==> flow/design.v <==
module cntwithen #(
    parameter BITWIDTH = 4  
) (
    input wire iClk,  
    input wire iRstN,  
    input wire iEn, 
    input wire iClr, 
    output reg [BITWIDTH - 1:0] oCnt
);
    always@(posedge iClk or negedge iRstN) begin
        if(~iRstN) begin
            oCnt <= 0;
        end else begin
            if(iClr) begin
                oCnt <= 0;
            end else begin
                oCnt <= oCnt + iEn;
            end
        end
    end
endmodule
module lsz # (
    parameter BITWIDTH = 4,
    parameter LOGBITWIDTH = $clog2(BITWIDTH)  
) (
    input wire [BITWIDTH - 1: 0] iGrey,  
    output wire [BITWIDTH - 1: 0] oOneHot,  
    output reg [LOGBITWIDTH - 1: 0] lszIdx  
);
    wire [BITWIDTH - 1: 0] tc;  
    genvar i;
    assign tc[0] = ~iGrey[0]; 
    generate 
        for (i = 1; i < BITWIDTH; i = i + 1) begin
            assign tc[i] = tc[i - 1] | ~iGrey[i];
        end
    endgenerate
    genvar j;
    assign oOneHot[0] = tc[0];
    generate 
        for(j = 1; j < BITWIDTH; j = j + 1) begin
            assign oOneHot[j] = tc[j - 1] ^ tc[j];
        end
    endgenerate
    always@(*) begin
        case(oOneHot)
            'd1 : lszIdx = 'd0;
            'd2 : lszIdx = 'd1;
            'd4 : lszIdx = 'd2;
            'd8 : lszIdx = 'd3;
            'd16 : lszIdx = 'd4;
            'd32 : lszIdx = 'd5;
            'd64 : lszIdx = 'd6;
            'd128 : lszIdx = 'd7;
            'd256 : lszIdx = 'd8;
            'd512 : lszIdx = 'd9;
            default : lszIdx = 'd0;
        endcase
    end
endmodule
module sobolrng_core #(
    parameter BITWIDTH = 8
) (
    input wire iClk,  
    input wire iRstN,  
    input wire iEn,
    input wire iClr,
    input wire [BITWIDTH - 1: 0] iOneHot,  
    input wire [BITWIDTH*BITWIDTH - 1: 0] dirVec,
    output reg [BITWIDTH - 1: 0] oRand  
);
    wire [BITWIDTH * BITWIDTH - 1: 0] orVec;
    wire [BITWIDTH - 1: 0] vec;
    assign orVec[BITWIDTH - 1: 0] = iOneHot[0] ? dirVec[BITWIDTH - 1: 0] : 0;
    genvar i;
    generate 
        for(i = 1; i < BITWIDTH; i = i + 1) begin
            assign orVec[(i+1)*BITWIDTH-1:i*BITWIDTH] = orVec[i*BITWIDTH-1:(i-1)*BITWIDTH] | (iOneHot[i] ? dirVec[(i+1)*BITWIDTH-1 : i*BITWIDTH] : 0);
        end
    endgenerate
    assign vec = orVec[BITWIDTH*BITWIDTH - 1: (BITWIDTH-1)*BITWIDTH];
    always@(posedge iClk or negedge iRstN) begin
        if(~iRstN) begin
            oRand <= 0;
        end else begin
            if(iClr) begin
                oRand <= 0;
            end else begin
                if(iEn) begin
                    oRand <= oRand ^ vec;
                end else begin 
                    oRand <= oRand;
                end 
            end 
        end
    end
endmodule
module sobolrng #(
    parameter BITWIDTH = 8
) (
    input wire iClk,  
    input wire iRstN,  
    input wire iEn, 
    input wire iClr, 
    output wire [BITWIDTH - 1: 0] sobolseq
);
    wire [BITWIDTH - 1: 0] cntNum;
    wire [BITWIDTH - 1: 0] oneHot;
    wire [BITWIDTH*BITWIDTH - 1: 0] dirVec;
    cntwithen #(
        .BITWIDTH(BITWIDTH)
    ) u_cntwithen (
        .iClk(iClk),
        .iRstN(iRstN),
        .iEn(iEn),
        .iClr(iClr),
        .oCnt(cntNum)
    );
    lsz #(
        .BITWIDTH(BITWIDTH)
    ) u_lsz (
        .iGrey(cntNum),
        .oOneHot(oneHot),
        .lszIdx()
    );
        assign dirVec[1*BITWIDTH-1 : 0*BITWIDTH] = 'd128;
        assign dirVec[2*BITWIDTH-1 : 1*BITWIDTH] = 'd64;
        assign dirVec[3*BITWIDTH-1 : 2*BITWIDTH] = 'd32;
        assign dirVec[4*BITWIDTH-1 : 3*BITWIDTH] = 'd16;
        assign dirVec[5*BITWIDTH-1 : 4*BITWIDTH] = 'd8;
        assign dirVec[6*BITWIDTH-1 : 5*BITWIDTH] = 'd4;
        assign dirVec[7*BITWIDTH-1 : 6*BITWIDTH] = 'd2;
        assign dirVec[8*BITWIDTH-1 : 7*BITWIDTH] = 'd1;
    sobolrng_core #(
        .BITWIDTH(BITWIDTH)
    ) u_sobolrng_core (
        .iClk(iClk),
        .iRstN(iRstN),
        .iEn(iEn),
        .iClr(iClr),
        .iOneHot(oneHot),
        .dirVec(dirVec),
        .oRand(sobolseq)
    );
endmodule
module parallelcnt (
    input wire iClk,
    input wire iRstN,
    input wire iA,
    input wire iB,
    output wire [1:0] oC
);
    assign oC = iA + iB;
endmodule
module uSADD #(
    parameter BINPUT = 2
) (
    input wire iClk,
    input wire iRstN, 
    input wire iA,
    input wire iB,
    output wire oC
);
    wire [BINPUT-1:0] PCout;
    reg [1:0] acc;
    parallelcnt u_parallelcnt (
        .iClk(iClk),
        .iRstN(iRstN),
        .iA(iA),
        .iB(iB),
        .oC(PCout)
    );
    always@(posedge iClk or negedge iRstN) begin
        if(~iRstN) begin
            acc <= 0;
        end else begin
            acc <= acc[0] + PCout;
        end
    end
    assign oC = acc[1];
endmodule
module uSSUB #(
    parameter BINPUT = 2
) (
    input wire iClk,
    input wire iRstN, 
    input wire iA,
    input wire iB,
    output wire oC
);
    wire [BINPUT-1:0] PCout;
    reg [1:0] acc;
    parallelcnt u_parallelcnt (
        .iClk(iClk),
        .iRstN(iRstN),
        .iA(iA),
        .iB(~iB),
        .oC(PCout)
    );
    always@(posedge iClk or negedge iRstN) begin
        if(~iRstN) begin
            acc <= 0;
        end else begin
            acc <= acc[0] + PCout;
        end
    end
    assign oC = acc[1];
endmodule
module uMUL_bi #(
    parameter BITWIDTH = 8
) (
    input wire iClk,
    input wire iRstN,
    input wire iA,
    input wire [BITWIDTH - 1: 0] iB,
    input wire loadB,
    input wire iClr,
    output reg oMult
);
    reg [BITWIDTH-1:0] iB_buff;  
    wire [BITWIDTH-1:0] sobolseqIn;
    wire [BITWIDTH-1:0] sobolseq;
    wire andTop;
    wire andBot;
    wire iA_inv = ~iA;
    always@(posedge iClk or negedge iRstN) begin
        if(~iRstN) begin
            iB_buff <= 0;
        end else begin
            if(loadB) begin
                iB_buff <= iB;
            end else begin
                iB_buff <= iB_buff;
            end
        end
    end
    sobolrng #(
        .BITWIDTH(BITWIDTH)
    ) u_sobolrngTop (
        .iClk(iClk),
        .iRstN(iRstN),
        .iEn(iA_inv), 
        .iClr(iClr),
        .sobolseq(sobolseqIn)
    );
    sobolrng #(
        .BITWIDTH(BITWIDTH)
    ) u_sobolrngBot (
        .iClk(iClk),
        .iRstN(iRstN),
        .iEn(iA), 
        .iClr(iClr),
        .sobolseq(sobolseq)
    );
    assign andTop = iA_inv & ~(iB_buff > sobolseqIn);
    assign andBot = iA & (iB_buff > sobolseq);
    always@(*) begin
        oMult <= andTop | andBot;
    end
endmodule
module uButterfly #(
    parameter BITWIDTH = 8,
              BINPUT = 2
) (
    input wire iClk,
    input wire iRstN,
    input wire loadW,
    input wire iClr,
    input wire iReal0,
    input wire iImg0,
    input wire iReal1,
    input wire iImg1,
    input wire [BITWIDTH-1:0] iwReal,
    input wire [BITWIDTH-1:0] iwImg,
    output wire oReal0,
    output wire oImg0,
    output wire oReal1,
    output wire oImg1
);
    wire eq_Real1_x_wReal;
    wire eq_Real1_x_wImg;
    wire eq_Img1_x_wReal;
    wire eq_Img1_x_wImg;
    wire scalerReal0;
    wire scalerImg0;
    wire real_eq;
    wire img_eq;
    reg biZero;
    always@(posedge iClk or negedge iRstN) begin
        if(~iRstN) begin 
            biZero <= 0;
        end else begin
            biZero <= ~biZero;
        end
    end
    uMUL_bi #(
        .BITWIDTH(BITWIDTH)
    )u_uMUL_bi_Real1_x_wReal (
        .iClk(iClk),
        .iRstN(iRstN),
        .iA(iReal1),
        .iB(iwReal),
        .loadB(loadW),
        .iClr(iClr),
        .oMult(eq_Real1_x_wReal)
    );
    uMUL_bi #(
        .BITWIDTH(BITWIDTH)
    ) u_uMUL_bi_Real1_x_wImg (
        .iClk(iClk),
        .iRstN(iRstN),
        .iA(iReal1),
        .iB(iwImg),
        .loadB(loadW),
        .iClr(iClr),
        .oMult(eq_Real1_x_wImg)
    );
    uMUL_bi #(
        .BITWIDTH(BITWIDTH)
    ) u_uMUL_bi_Img1_x_wReal (
        .iClk(iClk),
        .iRstN(iRstN),
        .iA(iImg1),
        .iB(iwReal),
        .loadB(loadW),
        .iClr(iClr),
        .oMult(eq_Img1_x_wReal)
    );
    uMUL_bi #(
        .BITWIDTH(BITWIDTH)
    ) u_uMUL_bi_Img1_x_wImg (
        .iClk(iClk),
        .iRstN(iRstN),
        .iA(iImg1),
        .iB(iwImg),
        .loadB(loadW),
        .iClr(iClr),
        .oMult(eq_Img1_x_wImg)
    );
    uSSUB #(
        .BINPUT(BINPUT)
    ) u_uSSUB_realeq (
        .iClk(iClk),
        .iRstN(iRstN),
        .iA(eq_Real1_x_wReal),
        .iB(eq_Img1_x_wImg),
        .oC(real_eq)
    );
    uSADD #(
        .BINPUT(BINPUT)
    ) u_uSADD_imgeq (
        .iClk(iClk),
        .iRstN(iRstN),
        .iA(eq_Real1_x_wImg),
        .iB(eq_Img1_x_wReal),
        .oC(img_eq) 
    );
    uSADD #(
        .BINPUT(BINPUT)
    ) u_uSADD_scalerReal (
        .iClk(iClk),
        .iRstN(iRstN),
        .iA(iReal0),
        .iB(biZero),
        .oC(scalerReal0)
    );
    uSADD #(
        .BINPUT(BINPUT)
    ) uSADD_scalerImg (
        .iClk(iClk),
        .iRstN(iRstN),
        .iA(iImg0),
        .iB(biZero),
        .oC(scalerImg0)
    );
    uSADD #(
        .BINPUT(BINPUT)
    ) u_uSADD_oReal0 (
        .iClk(iClk),
        .iRstN(iRstN),
        .iA(scalerReal0),
        .iB(real_eq),
        .oC(oReal0) 
    );
    uSADD #(
        .BINPUT(BINPUT)
    ) u_uSADD_oImg0 (
        .iClk(iClk),
        .iRstN(iRstN),
        .iA(scalerImg0),
        .iB(img_eq),
        .oC(oImg0) 
    );
    uSSUB #(
        .BINPUT(BINPUT)
    ) u_uSSUB_oReal1 (
        .iClk(iClk),
        .iRstN(iRstN),
        .iA(scalerReal0),
        .iB(real_eq),
        .oC(oReal1) 
    );
    uSSUB #(
        .BINPUT(BINPUT)
    ) u_uSSUB_oImg1 (
        .iClk(iClk),
        .iRstN(iRstN),
        .iA(scalerImg0),
        .iB(img_eq),
        .oC(oImg1) 
    );
endmodule
module uSFFT #(
    parameter BITWIDTH = 8,
    parameter BINPUT = 2
) (
    input wire iClk,
    input wire iRstN,
    input wire loadW,
    input wire iClr,
    input wire iAReal0,
    input wire iAImg0,
    input wire iAReal1,
    input wire iAImg1,
    input wire iBReal0,
    input wire iBImg0,
    input wire iBReal1,
    input wire iBImg1,
    input wire [BITWIDTH-1:0] iwReal,
    input wire [BITWIDTH-1:0] iwImg,
    output wire oCReal0,
    output wire oCImg0,
    output wire oCReal1,
    output wire oCImg1,
    output wire oDReal0,
    output wire oDImg0,
    output wire oDReal1,
    output wire oDImg1
);
    wire mid1_Real0;
    wire mid1_Img0;
    wire mid1_Real1;
    wire mid1_Img1;
    wire mid2_Real0;
    wire mid2_Img0;
    wire mid2_Real1;
    wire mid2_Img1;
    uButterfly #(
        .BITWIDTH(BITWIDTH),
        .BINPUT(BINPUT)
    ) u_uButterfly_in1 (
        .iClk(iClk),
        .iRstN(iRstN),
        .loadW(loadW),
        .iClr(iClr),
        .iReal0(iAReal0),
        .iImg0(iAImg0),
        .iReal1(iAReal1),
        .iImg1(iAImg1),
        .iwReal(iwReal),
        .iwImg(iwImg),
        .oReal0(mid1_Real0),
        .oImg0(mid1_Img0),
        .oReal1(mid1_Real1),
        .oImg1(mid1_Img1)
    );
    uButterfly #(
        .BITWIDTH(BITWIDTH),
        .BINPUT(BINPUT)
    ) u_uButterfly_in2 (
        .iClk(iClk),
        .iRstN(iRstN),
        .loadW(loadW),
        .iClr(iClr),
        .iReal0(iBReal0),
        .iImg0(iBImg0),
        .iReal1(iBReal1),
        .iImg1(iBImg1),
        .iwReal(iwReal),
        .iwImg(iwImg),
        .oReal0(mid2_Real0),
        .oImg0(mid2_Img0),
        .oReal1(mid2_Real1),
        .oImg1(mid2_Img1)
    );
    uButterfly #(
        .BITWIDTH(BITWIDTH),
        .BINPUT(BINPUT)
    ) u_uButterfly_out13 (
        .iClk(iClk),
        .iRstN(iRstN),
        .loadW(loadW),
        .iClr(iClr),
        .iReal0(mid1_Real0),
        .iImg0(mid1_Img0),
        .iReal1(mid2_Real0),
        .iImg1(mid2_Img0),
        .iwReal(iwReal),
        .iwImg(iwImg),
        .oReal0(oCReal0),
        .oImg0(oCImg0),
        .oReal1(oCReal1),
        .oImg1(oCImg1)
    );
    uButterfly #(
        .BITWIDTH(BITWIDTH),
        .BINPUT(BINPUT)
    ) u_uButterfly_out24 (
        .iClk(iClk),
        .iRstN(iRstN),
        .loadW(loadW),
        .iClr(iClr),
        .iReal0(mid1_Real1),
        .iImg0(mid1_Img1),
        .iReal1(mid2_Real1),
        .iImg1(mid2_Img1),
        .iwReal(iwReal),
        .iwImg(iwImg),
        .oReal0(oDReal0),
        .oImg0(oDImg0),
        .oReal1(oDReal1),
        .oImg1(oDImg1)
    );
endmodule
Subject: tool reports on uSFFT

Hi,

Tool chain data of uSFFT
Module uSFFT before and after one edit of its RTL, step after step.
"orig" refers to lines of the RTL above, "edited" to lines of the edited file.
"diff": "edited" minus "orig" as printed here. "rel_change_pct": 100 x difference / "orig".
Operators: Yosys type, input widths -> output width; for muxes data width and select width s.
{ "setup": {"top_module": "uSFFT", "clk_port": "iClk", "cell_library": "sky130hd", "pvt_corner": "tt_025C_1v80"} }

The edit
Unified diff, file above to edited file.
A script made this edit. It changes what the design does and was not meant as an optimisation.
begin of diff
@@ -189,5 +189,5 @@
     output wire oC
 );
-    wire [BINPUT-1:0] PCout;
+    wire [BINPUT/2-1:0] PCout;
     reg [1:0] acc;
     parallelcnt u_parallelcnt (
end of diff

After elaboration
Source: Yosys, flattened and elaborated, memories not mapped. Widths are those after wreduce. Registers that Yosys merges into a memory's read port (data or address) are not register bits. Print and check cells do not count. Equal cells are merged and count once.
{ "op_classes": {"columns": ["item", "orig", "edited", "diff", "rel_change_pct"], "rows": [
  ["equal", 8, 8, 0, 0.00],
  ["cmp", 32, 32, 0, 0.00],
  ["add_sub_neg", 96, 96, 0, 0.00],
  ["reduce_logical", 8, 8, 0, 0.00],
  ["n_logic", 1048, 1048, 0, 0.00],
  ["mux", 352, 352, 0, 0.00]
]} }
{ "ops": {"columns": ["op", "orig", "edited", "diff", "rel_change_pct"], "rows": [
  ["$add 1x2->2", 32, 20, -12, -37.50],
  ["$add 1x1->1", 0, 12, 12, null]
]} }
Unchanged operator kinds not shown: 25.
{ "word_totals": {"columns": ["item", "orig", "edited", "diff", "rel_change_pct"], "rows": [
  ["out_inout_bits", 8, 8, 0, 0.00],
  ["word_cells", 1646, 1646, 0, 0.00],
  ["register_bits", 596, 596, 0, 0.00],
  ["input_bits", 28, 28, 0, 0.00]
]} }

Depth
Yosys ltp: most cells in a row. Word level: on the elaborated netlist, between registers, memories and ports. Mapped: between sequential cells and ports; inverters and the memories' decode and read muxes count.
{ "depth": {"columns": ["item", "orig", "edited", "diff", "rel_change_pct"], "rows": [
  ["ltp_word", 14, 14, 0, 0.00],
  ["ABC_AREA", "0", "0", null, null],
  ["depth_mapped", 9, 9, 0, 0.00],
  ["ltp_nobuf", 9, 9, 0, 0.00]
]} }

Mapped cells and area
Yosys stat after the flow's synthesis: flattened, memories mapped to cells. It holds for the ABC_AREA given above (unset counts as 0); a run with the other value may have another netlist.
{ "types": {"columns": ["type", "orig", "edited", "diff", "rel_change_pct"], "rows": [
  ["sky130_fd_sc_hd__a21oi_1", 197, 238, 41, 20.81],
  ["sky130_fd_sc_hd__o21ai_0", 169, 203, 34, 20.12],
  ["sky130_fd_sc_hd__inv_1", 287, 254, -33, -11.50],
  ["sky130_fd_sc_hd__clkbuf_1", 61, 40, -21, -34.43],
  ["sky130_fd_sc_hd__buf_2", 10, 29, 19, 190.00],
  ["sky130_fd_sc_hd__or3_1", 142, 158, 16, 11.27],
  ["sky130_fd_sc_hd__nand3_1", 102, 118, 16, 15.69],
  ["sky130_fd_sc_hd__o211ai_1", 31, 15, -16, -51.61],
  ["sky130_fd_sc_hd__and3_1", 29, 45, 16, 55.17],
  ["sky130_fd_sc_hd__nor3_1", 68, 53, -15, -22.06],
  ["sky130_fd_sc_hd__nand2_1", 101, 114, 13, 12.87],
  ["sky130_fd_sc_hd__a21o_1", 23, 10, -13, -56.52],
  ["sky130_fd_sc_hd__ha_1", 320, 332, 12, 3.75],
  ["sky130_fd_sc_hd__fa_1", 32, 20, -12, -37.50],
  ["sky130_fd_sc_hd__nor2_1", 336, 326, -10, -2.98],
  ["sky130_fd_sc_hd__nor2b_1", 102, 94, -8, -7.84],
  ["sky130_fd_sc_hd__o221ai_1", 8, 0, -8, -100.00],
  ["sky130_fd_sc_hd__xnor2_1", 212, 205, -7, -3.30]
]} }
Unchanged cell types not shown: 2.
Not every row of either side is listed.
{ "synth_totals": {"columns": ["item", "orig", "edited", "diff", "rel_change_pct"], "rows": [
  ["yosys_area_um2", 32471.1, 32361.0, -110.1, -0.34],
  ["buf_cells", 76, 73, -3, -3.95],
  ["flip_flops", 596, 596, 0, 0.00],
  ["seqArea_um2", 14914.3, 14914.3, 0.0, 0.00],
  ["mapped_cells", 3219, 3246, 27, 0.84]
]} }
The figures by module come from a second, unflattened synthesis with its own total; it is not the netlist above.
{ "hier_totals": {"columns": ["item", "orig", "edited", "diff", "rel_change_pct"], "rows": [
  ["cells_unflattened", 5748, 5736, -12, -0.21],
  ["area_unflattened_um2", 53951.7, 53846.6, -105.1, -0.19]
]} }
Each row is one instance without its submodules.
{ "modules_orig": {"columns": ["module", "n_cells", "mod_area_um2", "seq_area_um2", "n_inst"], "rows": [
  ["sobolrng_core (BITWIDTH=8)", 82, 759.5, 200.2, 32],
  ["cntwithen (BITWIDTH=8)", 34, 364.1, 200.2, 32],
  ["uMUL_bi (BITWIDTH=8)", 74, 694.4, 200.2, 16],
  ["lsz (BITWIDTH=8)", 19, 118.9, 0.0, 32],
  ["uSADD (BINPUT=2)", 4, 71.3, 50.0, 20],
  ["uSSUB (BINPUT=2)", 5, 75.1, 50.0, 12],
  ["parallelcnt", 1, 12.5, 0.0, 32],
  ["sobolrng (BITWIDTH=8)", 2, 7.5, 0.0, 32],
  ["uButterfly", 2, 28.8, 25.0, 4],
  ["uSFFT", 0, 0.0, 0.0, 1]
]} }
{ "modules_edited": {"columns": ["module", "n_cells", "mod_area_um2", "seq_area_um2", "n_inst"], "rows": [
  ["sobolrng_core (BITWIDTH=8)", 82, 759.5, 200.2, 32],
  ["cntwithen (BITWIDTH=8)", 34, 364.1, 200.2, 32],
  ["uMUL_bi (BITWIDTH=8)", 74, 694.4, 200.2, 16],
  ["lsz (BITWIDTH=8)", 19, 118.9, 0.0, 32],
  ["uSADD (BINPUT=2)", 4, 71.3, 50.0, 20],
  ["uSSUB (BINPUT=2)", 4, 66.3, 50.0, 12],
  ["parallelcnt", 1, 12.5, 0.0, 32],
  ["sobolrng (BITWIDTH=8)", 2, 7.5, 0.0, 32],
  ["uButterfly", 2, 28.8, 25.0, 4],
  ["uSFFT", 0, 0.0, 0.0, 1]
]} }

Path before layout
Path of least setup slack by OpenSTA after synthesis, without wires, with an ideal clock, recovery checks aside; 20% of the period is set as input and as output delay. Where synthesis merged equal registers, the netlist keeps one of their names.
{ "synth_path": {"columns": ["item", "orig", "edited", "diff", "rel_change_pct"], "rows": [
  ["kind", "reg-to-reg", "reg-to-reg", null, null],
  ["start", "register (no name shown)", "register (no name shown)", null, null],
  ["end", "register u_uButterfly_out13.u_uSSUB_realeq.acc[0]", "register u_uButterfly_in1.u_uSADD_imgeq.acc[0]", null, null],
  ["setup_slack_ps", 1413, 1623, 210, null],
  ["setup_time_ps", 114, 136, 22, null],
  ["arrival_ps", 2473, 2241, -232, -9.38],
  ["t_first_pin_ps", 0, 0, 0, null],
  ["required_time_ps", 3886, 3864, -22, -0.57],
  ["path_delay_ps", 2587, 2377, -210, -8.12],
  ["path_stages", 8, 9, 1, 12.50],
  ["period_ps", 4000, 4000, 0, 0.00],
  ["n_path_buf", 0, 0, 0, null],
  ["synth_period_reached_ps", 2587, 2377, -210, -8.12]
]} }
"path_delay_ps" = arrival - input delay + setup time.
"path_stages": output pins that drive a net of the path, with the launching flip-flop's if there is one; two outputs of one cell count as two.
"synth_period_reached_ps" is the clock period less the worst setup slack; recovery checks do not enter. This is arithmetic on one report: input and output delays are still those of the set period (20% each).
Between the ends stands the longest chain of elaborated cells between them, by number of cells; it is not shown to be the way that was timed. Of several equally long chains one is given.
A line is the first line of the expression or statement that the cell stems from. Yosys adds cells for indexed reads and writes and turns some case tables into memories.
{ "synth_via_orig": {"cell_sequence": "sky130_fd_sc_hd__dfrtp_1 sky130_fd_sc_hd__ha_1 sky130_fd_sc_hd__a211oi_1 sky130_fd_sc_hd__nor2_1 sky130_fd_sc_hd__o221a_2 sky130_fd_sc_hd__or4_1 sky130_fd_sc_hd__fa_1 sky130_fd_sc_hd__inv_1", "elab_chain_cells": 7, "cone_cells": 9, "lines_between": 6, "classes_between": "add/sub: 2; compare: 2; logic: 5"} }
{ "synth_rtl_orig": {"columns": ["item", "line_no", "source"], "rows": [
  ["$gt 8x8->1", 255, "assign andTop = iA_inv & ~(iB_buff > sobolseqIn);"],
  ["$not 1->1", 255, null],
  ["$and 1x1->1", 255, null],
  ["$or 1x1->1", 258, "oMult <= andTop | andBot;"],
  ["$not 1->1", 197, ".iB(~iB),"],
  ["$add 1x1->2", 153, "assign oC = iA + iB;"],
  ["$add 1x2->2", 204, "acc <= acc[0] + PCout;"],
  ["end: assignment", 202, "acc <= 0;"],
  ["end: assignment", 204, null],
  ["end: declaration", 192, "reg [1:0] acc;"]
]} }
{ "synth_via_edited": {"cell_sequence": "sky130_fd_sc_hd__dfrtp_1 sky130_fd_sc_hd__ha_1 sky130_fd_sc_hd__nor2b_1 sky130_fd_sc_hd__o21a_1 sky130_fd_sc_hd__o21ai_0 sky130_fd_sc_hd__a21oi_1 sky130_fd_sc_hd__a2111oi_0 sky130_fd_sc_hd__o31a_1 sky130_fd_sc_hd__fa_1", "elab_chain_cells": 6, "cone_cells": 8, "lines_between": 5, "classes_between": "add/sub: 2; compare: 2; logic: 4"} }
{ "synth_rtl_edited": {"columns": ["item", "line_no", "source"], "rows": [
  ["$gt 8x8->1", 255, "assign andTop = iA_inv & ~(iB_buff > sobolseqIn);"],
  ["$not 1->1", 255, null],
  ["$and 1x1->1", 255, null],
  ["$or 1x1->1", 258, "oMult <= andTop | andBot;"],
  ["$add 1x1->2", 153, "assign oC = iA + iB;"],
  ["$add 1x2->2", 177, "acc <= acc[0] + PCout;"],
  ["end: assignment", 175, "acc <= 0;"],
  ["end: assignment", 177, null],
  ["end: declaration", 165, "reg [1:0] acc;"]
]} }

Path in the finished layout
From the final timing report of the runs of pair A: the path of least setup slack in the routed layout; clock arrival at registers is part of the times.
The path's times are printed in steps of 10 ps; the period is the one set.
{ "layout_path": {"columns": ["item", "orig", "edited", "diff", "rel_change_pct"], "rows": [
  ["kind", "reg-to-reg", "reg-to-reg", null, null],
  ["start", "register (no name shown)", "register (no name shown)", null, null],
  ["end", "register u_uButterfly_out13.u_uSSUB_realeq.acc[0]", "register u_uButterfly_in1.u_uSADD_imgeq.acc[0]", null, null],
  ["t_first_pin_ps", 590, 600, 10, 1.69],
  ["path_stages", 8, 10, 2, 25.00],
  ["arrival_ps", 3460, 3510, 50, 1.45],
  ["period_ps", 4000, 4000, 0, 0.00],
  ["setup_time_ps", 100, 120, 20, null],
  ["n_path_buf", 0, 1, 1, null],
  ["required_time_ps", 4480, 4480, 0, 0.00],
  ["setup_slack_ps", 1020, 970, -50, null]
]} }
Between the ends stands the longest chain of elaborated cells between them, by number of cells; it is not shown to be the way that was timed. Of several equally long chains one is given.
{ "layout_via_orig": {"cell_sequence": "sky130_fd_sc_hd__dfrtp_1 sky130_fd_sc_hd__ha_1 sky130_fd_sc_hd__o21ai_0 sky130_fd_sc_hd__nor2_1 sky130_fd_sc_hd__o221a_2 sky130_fd_sc_hd__or4_1 sky130_fd_sc_hd__fa_1 sky130_fd_sc_hd__inv_1", "elab_chain_cells": 7, "cone_cells": 9, "lines_between": 6, "classes_between": "add/sub: 2; compare: 2; logic: 5"} }
{ "layout_rtl_orig": {"columns": ["item", "line_no", "source"], "rows": [
  ["$gt 8x8->1", 255, "assign andTop = iA_inv & ~(iB_buff > sobolseqIn);"],
  ["$not 1->1", 255, null],
  ["$and 1x1->1", 255, null],
  ["$or 1x1->1", 258, "oMult <= andTop | andBot;"],
  ["$not 1->1", 197, ".iB(~iB),"],
  ["$add 1x1->2", 153, "assign oC = iA + iB;"],
  ["$add 1x2->2", 204, "acc <= acc[0] + PCout;"],
  ["end: assignment", 202, "acc <= 0;"],
  ["end: assignment", 204, null],
  ["end: declaration", 192, "reg [1:0] acc;"]
]} }
{ "layout_via_edited": {"cell_sequence": "sky130_fd_sc_hd__dfrtp_1 sky130_fd_sc_hd__buf_4 sky130_fd_sc_hd__ha_1 sky130_fd_sc_hd__nor2b_1 sky130_fd_sc_hd__o21a_1 sky130_fd_sc_hd__o21ai_0 sky130_fd_sc_hd__a21oi_1 sky130_fd_sc_hd__a2111oi_0 sky130_fd_sc_hd__o31a_1 sky130_fd_sc_hd__fa_1", "elab_chain_cells": 6, "cone_cells": 8, "lines_between": 5, "classes_between": "add/sub: 2; compare: 2; logic: 4"} }
{ "layout_rtl_edited": {"columns": ["item", "line_no", "source"], "rows": [
  ["$gt 8x8->1", 255, "assign andTop = iA_inv & ~(iB_buff > sobolseqIn);"],
  ["$not 1->1", 255, null],
  ["$and 1x1->1", 255, null],
  ["$or 1x1->1", 258, "oMult <= andTop | andBot;"],
  ["$add 1x1->2", 153, "assign oC = iA + iB;"],
  ["$add 1x2->2", 177, "acc <= acc[0] + PCout;"],
  ["end: assignment", 175, "acc <= 0;"],
  ["end: assignment", 177, null],
  ["end: declaration", 165, "reg [1:0] acc;"]
]} }

Flow runs
Runs of the flow (Yosys, OpenROAD) on both versions; the two runs of a pair have the same settings. The constraints put input and output delay at 20% of the set period each and load the outputs with 0.01 pF.
{ "settings_pair_A": {"period_ns": 4.0, "CAP_MARGIN": 20, "CORE_MARGIN": 2, "CORE_UTILIZATION": 40, "SLEW_MARGIN": 20} }
{ "results_pair_A": {"columns": ["item", "orig", "edited", "diff", "rel_change_pct"], "rows": [
  ["fin_ws_ps", 1025, 971, -54, null],
  ["synth_area_um2", 32471.1, 32361.0, -110.1, -0.34],
  ["design_power_w", 0.017065, 0.016633, -0.000432, -2.53],
  ["total_negative_slack_ps", 0, 0, 0, null],
  ["finish.stdcell_area_um2", 36668.9, 36366.1, -302.8, -0.83],
  ["design.die.area_um2", 83471.9, 83194.7, -277.2, -0.33],
  ["finalUtil_pct", 45.6, 45.3, -0.3, null],
  ["period_less_ws_ps", 2975, 3029, 54, 1.82]
]} }
{ "settings_pair_B": {"CELL_PAD_IN_SITES_GLOBAL_PLACEMENT": 0, "CORE_MARGIN": 3, "CORE_UTILIZATION": 23, "CTS_CLUSTER_DIAMETER": 390, "PLACE_DENSITY_LB_ADDON": 0.06, "SETUP_SLACK_MARGIN": 0.23, "period_ns": 3.27, "CAP_MARGIN": 20, "SLEW_MARGIN": 20} }
{ "results_pair_B": {"columns": ["item", "orig", "edited", "diff", "rel_change_pct"], "rows": [
  ["fin_ws_ps", 410, 481, 71, null],
  ["synth_area_um2", 32471.1, 32361.0, -110.1, -0.34],
  ["design_power_w", 0.022382, 0.021709, -0.000673, -3.01],
  ["total_negative_slack_ps", 0, 0, 0, null],
  ["finish.stdcell_area_um2", 38409.3, 38017.7, -391.6, -1.02],
  ["timing.hold.ws_ps", 458, 444, -14, null],
  ["design.die.area_um2", 145722.0, 145237.0, -485.0, -0.33],
  ["finalUtil_pct", 27.5, 27.2, -0.3, null],
  ["period_less_ws_ps", 2860, 2789, -71, -2.48]
]} }
"period_less_ws_ps": clock period set for the run, less the worst setup slack. It is reckoned from that one timing run; input and output delays stay at 20% of the period that was set.
"design_power_w" is the tool's figure for a default switching activity; nothing was simulated.

Regards
